==> flow/design.v <==
module oppo (
    input [31:0] in,
    input        cin,
    output [31:0] in_abs
);
    assign in_abs = ({32{cin}} ^ in) + $unsigned(cin);
endmodule
module lzd_4 (
    input [3:0] in,
    output [1:0] out,
    output       zero
);
    assign zero = ~(|in); 
    assign out[0] = (in[2] | ~in[1]) & ~in[3];
    assign out[1] = ~(in[3] | in[2]);
endmodule
module lzd_16 (
    input [15:0] in,
    output [3:0] out,
    output       zero
);
    wire [3:0] z;
    wire [1:0] out_2 [3:0];
    lzd_4 lzd_4_0(in[15:12], out_2[0], z[0]);
    lzd_4 lzd_4_1(in[11: 8], out_2[1], z[1]);
    lzd_4 lzd_4_2(in[ 7: 4], out_2[2], z[2]);
    lzd_4 lzd_4_3(in[ 3: 0], out_2[3], z[3]);
    assign out[2] = z[0] & (~z[1] | z[2] & ~z[3]);
    assign out[3] = z[0] & z[1] & (~z[2] | ~z[3]);
    assign out[1:0] = {2{~out[3] & ~out[2]}} & out_2[0]
                    | {2{~out[3] &  out[2]}} & out_2[1]
                    | {2{ out[3] & ~out[2]}} & out_2[2]
                    | {2{ out[3] &  out[2]}} & out_2[3];
    assign zero = &z;
endmodule
module lzd_32 (
    input [31:0] in,
    output [4:0] out,
    output       zero
);
    wire [1:0] z;
    wire [3:0] out_3_0 [1:0];
    lzd_16 lzd_16_0(in[31:16], out_3_0[0], z[0]);
    lzd_16 lzd_16_1(in[15: 0], out_3_0[1], z[1]);
    assign out[4] = z[0];
    assign out[3:0] = {4{~z[0]}} & out_3_0[0] |
                      {4{ z[0]}} & out_3_0[1];
    assign zero = z[0] & z[1];
endmodule
module divider (
    input div_clk,
    input resetn,
    input div,
    input div_signed,
    input [31:0] x,
    input [31:0] y,
    output [31:0] s,
    output [31:0] r,
    output complete
);
    (*MAX_FANOUT = 50*) reg [64:0] rem;
    reg [31:0] quot;
    reg [31:0] quotM;
    reg [32:0] divisor;
    reg [ 5:0] cout;
    (*MAX_FANOUT = 50*) reg [ 4:0] current_state;
    reg [ 4:0] next_state;
    reg [31:0] x_abs_reg;
    reg [31:0] y_abs_reg;
    wire [31:0] s_abs;
    wire [31:0] r_abs;
    wire s_sign;
    wire r_sign;
    wire [31:0] x_abs;
    wire [31:0] y_abs;
    oppo oppo1(x, x[31] & div_signed, x_abs);
    oppo oppo2(y, y[31] & div_signed, y_abs);
    assign s_sign = x[31] ^ y[31];
    assign r_sign = x[31];
    always @(posedge div_clk) begin
        if (~resetn) begin
            x_abs_reg <= 0;
            y_abs_reg <= 0;
        end
        else if (current_state[0] & div)
            x_abs_reg <= x_abs;
            y_abs_reg <= y_abs;
    end
    wire [31:0] lzd_in;
    wire [ 4:0] lzd_out;
    wire [ 5:0] shft_amt;
    wire long_shft;
    wire short_shft;
    wire [ 5:0] lzd_shamt;
    wire [ 5:0] min_shamt;
    wire quot_one;
    wire [32:0] result;  
    wire zero;
    wire [64:0] shft_src;
    wire [64:0] shft_out;
    wire [32:0] add_A;
    wire [32:0] add_B;
    wire cin;
    wire [32:0] add_out;
    wire final_shift;
    reg  [5:0] first_shft;
    always @(posedge div_clk) begin
        if (~resetn)
            first_shft <= 6'b0;
        else if (current_state[1])
            first_shft <= shft_amt;
    end
    assign final_shift = cout <= lzd_shamt;
    assign shft_src = (current_state[1]) ? {33'b0, x_abs_reg}
                                         : rem;
    assign shft_out = shft_src << shft_amt;
    assign long_shft = ~(rem[64] ^ rem[63]);
    assign short_shft = rem[64] ^ rem[63];
    assign quot_one = shft_out[64] ^ shft_out[63];
    assign lzd_shamt = {zero, {5{~zero}} & lzd_out};
    assign min_shamt  = (~final_shift) ? lzd_shamt : cout;
    assign shft_amt = {6{short_shft}} & 6'b1
                    | {6{long_shft }} & min_shamt;
    assign lzd_in = (current_state[1]) ? y_abs_reg : rem[63:32] ^ {32{rem[64]}};
    assign add_A = shft_out[64:32];
    assign add_B = {33{~rem[64]}} ^ divisor;
    assign cin   = ~rem[64];
    assign add_out = add_A + add_B + $unsigned(cin);
    assign result = (quot_one) ? add_out
                               : shft_out[64:32];
    lzd_32 lzd(lzd_in, lzd_out, zero);
    always @(posedge div_clk) begin
        if (~resetn)
            divisor <= 33'b0;
        else if (current_state[1])
            divisor <= {1'b0, y_abs_reg << lzd_out};
    end
    always @(posedge div_clk) begin
        if (~resetn)
            rem <= 65'b0;
        else if (current_state[1])
            rem <= shft_out;
        else if (current_state[2])
            rem <= {result, rem[30:0], 1'b0};
    end
    wire [31:0] shft_quot = quot << shft_amt[4:0];
    wire [31:0] shft_quotM = ~(~quotM << shft_amt[4:0]);
    always @(posedge div_clk) begin
        if (~resetn | current_state[0]) begin
            quot  <= 32'b0;
            quotM <= 32'b0;
        end
        else if (current_state[2]) begin
            if (~shft_out[64] | shft_out[64] & shft_out[63]) 
                quot <= {shft_quot[31:1], ~shft_out[64] & shft_out[63]};
            else 
                quot <= {shft_quotM[31:1], 1'b1};
            if (~shft_out[64] & shft_out[63])
                quotM <= {shft_quot[31:1], 1'b0};
            else
                quotM <= {shft_quotM[31:1], ~(shft_out[64] & ~shft_out[63])};
        end
    end
    always @(posedge div_clk) begin
        if (~resetn | current_state[0])
            cout <= 6'b100000;
        else if (current_state[2])
            cout <= cout - shft_amt;
    end
    localparam IDLE = 5'b00001,
               INIT = 5'b00010,
               QUOT = 5'b00100,
               FIX  = 5'b01000,
               DONE = 5'b10000;
    always @(posedge div_clk) begin
        if (~resetn)
            current_state <= IDLE;
        else
            current_state <= next_state;
    end
    always @(*) begin
        case (current_state)
            IDLE: begin
                if (~resetn) 
                    next_state = IDLE;
                else if (div)
                    next_state = INIT;
                else
                    next_state = IDLE;
            end
            INIT: next_state = QUOT;
            QUOT: begin
                if (final_shift)
                    next_state = FIX;
                else 
                    next_state = QUOT;
            end
            FIX  :next_state = DONE;
            DONE: next_state = IDLE;
            default: next_state = IDLE;
        endcase
    end
    reg [31:0] s_abs_reg;
    reg [31:0] r_abs_reg;
    assign s_abs = (rem[64]) ? quotM : quot;
    assign r_abs = ((rem[64]) ? rem[63:32] + divisor[31:0] : rem[63:32]) >> first_shft;
    always @(posedge div_clk) begin
        if (~resetn) begin
            s_abs_reg <= 0;
            r_abs_reg <= 0;
        end
        else if (current_state[3])
            s_abs_reg <= s_abs;
            r_abs_reg <= r_abs;
    end
    oppo oppo3(s_abs_reg, s_sign & div_signed, s);
    oppo oppo4(r_abs_reg, r_sign & div_signed, r);
    assign complete = current_state[4];
endmodule
# == Step by step through the tools: divider ==
# Tool output for the design above, in the order of the flow.
# Line numbers count from 1 in the design file above.
# Operators: Yosys type, input widths -> output width; for muxes data width and select width s.
# Library cell names are shortened.
# Not given: -
# design
design,divider
clock_port,div_clk
library,sky130hd
pvt_corner,tt_025C_1v80

# == Word-level counts ==
# Source: Yosys, flattened and elaborated, memories not mapped. Widths are those after wreduce. Registers that Yosys merges into a memory's read port (data or address) are not register bits. Print and check cells do not count. Equal cells are merged and count once.
# word_totals
word_cells,182
reg_bits,306
in_bits,68
out_inout_bits,65
# classes
n_eq,4
addsub,8
n_cmp,1
mux,13
n_shift,5
bitwise,129
reduce_and_logical,11
# op_table
op,count
$mux 65,3
$xor 32x32->32,5
$mux 32,5
$add 32x1->32,4
$shl 32x5->32,3
$shl 65x6->65,1
$not 32->32,2
$not 1->1,44
$add 33x1->33,1
$xor 33x32->33,1
$add 33x33->33,1
$mux 33,1
$and 1x1->1,32
$add 32x32->32,1
$shr 32x6->32,1
$reduce_or 4->1,8
$or 1x1->1,22
$pmux 5 s4,1
$and 2x2->2,8
$or 2x2->2,6
$and 4x4->4,2
$reduce_and 4->1,2
$or 1x6->6,1
$sub 6x6->6,1
$le 6x6->1,1
$and 6x6->6,1
$mux 6,1
$eq 5x1->1 const B,1
# Other operator kinds: 9; their cells: 11.

# == Depth ==
# Depth = most cells in a row (Yosys ltp): at word level without a register or memory, in the mapped netlist without a sequential cell, where the memories' decode and read muxes count.
# logic_depth
depth_word,26
abc_area,1
ltp_mapped,66
depth_no_buf,60

# == Synthesis result ==
# Source: synth_stat.txt of the flow (Yosys; design flattened, memories mapped). It holds for the ABC_AREA given above (unset counts as 0); a run with the other value may have another netlist.
# mapped
seq_area_um2,6125.9
area_um2,30260.3
cells,5178
ffs,306
buf_cells,322
# types
type,count,type_area_um2
dfxtp_1,306,6.13E+03
nand2_1,1447,5.43E+03
o21ai_0,535,2.68E+03
inv_1,523,1.96E+03
a21oi_1,372,1.86E+03
xor2_1,200,1751.68
nand3_1,296,1.48E+03
nor2_1,384,1.44E+03
ha_1,83,1.04E+03
xnor2_1,87,761.981
clkbuf_1,181,679.402
o21ai_1,120,600.576
o211ai_1,77,578.054
buf_2,75,375.36
mux2i_1,36,360.346
a31oi_1,57,356.592
nand4_1,29,181.424
o221ai_1,20,175.168
# Other cell types: 52; their cells: 350.

# == Path before layout ==
# Path of least setup slack by OpenSTA after synthesis, without wires, with an ideal clock, recovery checks aside; 20% of the period is set as input and as output delay. Where synthesis merged equal registers, the netlist keeps one of their names.
# synth_timing
path_kind,input-to-output
start,input port div_signed
end,output port s[31]
path_slack_ns,2.232
t_first_pin_ns,2.000
path_stages,26
t_required_ns,8.000
path_buffers,3
out_delay_ns,2.000
t_arrival_ns,5.768
tclk_ns,10.0
delay_ns,3.768
input_delay_ns,2.000
synth_period_reached_ns,7.768
# "delay_ns" = arrival - input delay + setup time.
# At an output port there is no setup time.
# "path_stages" counts driving pins, that of a launching flip-flop among them; a cell with two outputs on the path counts twice.
# "synth_period_reached_ns" = period - worst setup slack (recovery checks aside). The figure is calculated, with input and output delays left at 20% of the set period.
# Between the ends stands the longest chain of elaborated cells between them, by number of cells; it is not shown to be the way that was timed. Of several equally long chains one is given.
# Each line given opens the expression or statement behind the cell; cells for indexed reads and writes are added by Yosys, which also makes memories of some case tables.
# synth_via
path_cell_list,nand2_4 -> inv_2 -> o21ai_4 -> buf_2 -> buf_1 -> clkbuf_1 -> inv_1 -> ha_1 -> nand3_1 -> nor3_2 -> nand3_1 -> nor2_2 -> nand2_1 -> nor3_2 -> nand3_1 -> nor3_2 -> nand3_1 -> nor3_2 -> nand3_2 -> nor3_2 -> nand3_1 -> nor2_2 -> nand2_1 -> nand2_1 -> o21ai_1 -> xnor2_1
elab_chain_cells,3
cone_cells,3
cone_lines,2
classes_between,add/sub (1); logic (2)
# synth_lines
element,line_no,rtl
from (decl),54,"input div_signed,"
$and 1x1->1,216,"oppo oppo3(s_abs_reg, s_sign & div_signed, s);"
$xor 32x32->32,6,assign in_abs = ({32{cin}} ^ in) + $unsigned(cin);
$add 32x1->32,6,
to (decl),57,"output [31:0] s,"

# == Timing after layout ==
# From the final timing report of record 2: the path of least setup slack in the routed layout; clock arrival at registers is part of the times.
# layout_timing
path_kind,reg-to-reg
start,register rem[64]
end,register rem[64]
path_buffers,1
t_first_pin_ns,0.63
t_required_ns,12.34
setup_ns,0.10
tclk_ns,11.8
t_arrival_ns,11.09
path_slack_ns,1.25
path_stages,56
# Between the ends stands the longest chain of elaborated cells between them, by number of cells; it is not shown to be the way that was timed. Of several equally long chains one is given.
# At most two assigning lines are given for a register; there are more.
# layout_via
path_cell_list,dfxtp_4 -> clkinv_2 -> nand2_2 -> nand2_1 -> nand2_1 -> nand2_1 -> nor2_1 -> nand2_2 -> nor2_4 -> nand2_2 -> a21oi_2 -> buf_4 -> inv_1 -> ha_1 -> nand2_1 -> nor2_1 -> o21ai_0 -> o211ai_1 -> [... 20 more ...] -> o21bai_1 -> a31oi_1 -> o21ai_0 -> a21boi_0 -> o21ai_0 -> nand3_1 -> o211ai_1 -> nand4_1 -> nand2_1 -> nand2_1 -> nand2_2 -> nand2_1 -> nand3_1 -> nand3_1 -> nand2_1 -> nand3_1 -> nand2_1 -> inv_1
elab_chain_cells,26
cone_cells,129
classes_between,add/sub (2); compare (1); shift (1); mux (6); logic (109); reduce/logical (10)
# layout_lines
element,line_no,rtl
from (decl),61,(*MAX_FANOUT = 50*) reg [64:0] rem;
from (assign),142,rem <= shft_out;
from (assign),144,"rem <= {result, rem[30:0], 1'b0};"
$xor 32x32->32,124,assign lzd_in = (current_state[1]) ? y_abs_reg : rem[63:32] ^ {32{rem[64]}};
$mux 32,124,
$reduce_or 4->1,13,assign zero = ~(|in);
$not 1->1,13,
$and 1x1->1,28,assign out[2] = z[0] & (~z[1] | z[2] & ~z[3]);
$or 1x1->1,28,
$and 1x1->1,28,
[... 12 more ...],-,
$or 1x6->6,122,assign shft_amt = {6{short_shft}} & 6'b1
$shl 65x6->65,116,assign shft_out = shft_src << shft_amt;
$add 33x33->33,128,assign add_out = add_A + add_B + $unsigned(cin);
$add 33x1->33,128,
$mux 33,129,assign result = (quot_one) ? add_out
$mux 65,143,else if (current_state[2])
$mux 65,141,else if (current_state[1])
to (assign),142,
to (assign),144,
to (decl),61,

# Design divider on sky130hd. What follows are 3 stored runs of the flow, each under its own settings; their order means nothing. The constraints put input and output delay at 20% of the set period each and load the outputs with 0.01 pF.
# "achieved_period_ns" means the clock period less the worst setup slack. The figure is calculated, with input and output delays left at 20% of the set period.
# "worst_setup_path_time_ns" = time allowed to the worst setup path (clock period - input delay - output delay, where it has them) - its slack; a late launch clock adds to it, a late capture clock takes from it.
# A setting shown as . is not set for that run.
# Results: . = not shown.
run name,CELL_PAD_IN_SITES_DETAIL_PLACEMENT,CELL_PAD_IN_SITES_GLOBAL_PLACEMENT,CORE_UTILIZATION,GPL_ROUTABILITY_DRIVEN,GPL_TIMING_DRIVEN,MIN_ROUTING_LAYER,PLACE_DENSITY,SETUP_SLACK_MARGIN,SLEW_MARGIN,TNS_END_PERCENT,period_ns,CAP_MARGIN,CORE_MARGIN,ABC_AREA,CTS_CLUSTER_DIAMETER,CTS_CLUSTER_SIZE,MAX_ROUTING_LAYER,CORE_ASPECT_RATIO,cell_area_final_um2,fin_ws_ns,worst_setup_path_time_ns,worst_path_kind,layout_utilization_pct,achieved_period_ns,die_um2,holdWs_ns,yosys.chip_area_um2,setupTns_ns
record 1,0,2,54,1,0,met1,0.69,0.85,35,75,7.15,20,2,.,.,.,.,.,.,.,.,.,.,.,.,.,.,.
record 2,0,.,28,.,.,met1,.,.,25,95,11.8,20,2,1,264,11,met5,.,33175.6,1.246,10.55,reg-to-reg,30.9,10.554,110719.0,0.465,30260.3,0.000
record 3,2,.,67,0,1,.,.,.,20,.,7.52,20,6,0,.,87,met5,0.7,.,.,.,.,.,.,.,.,.,.
# Record 1: no results, placement failed with GPL-0301
# Record 3: no results, placement failed with a tool error
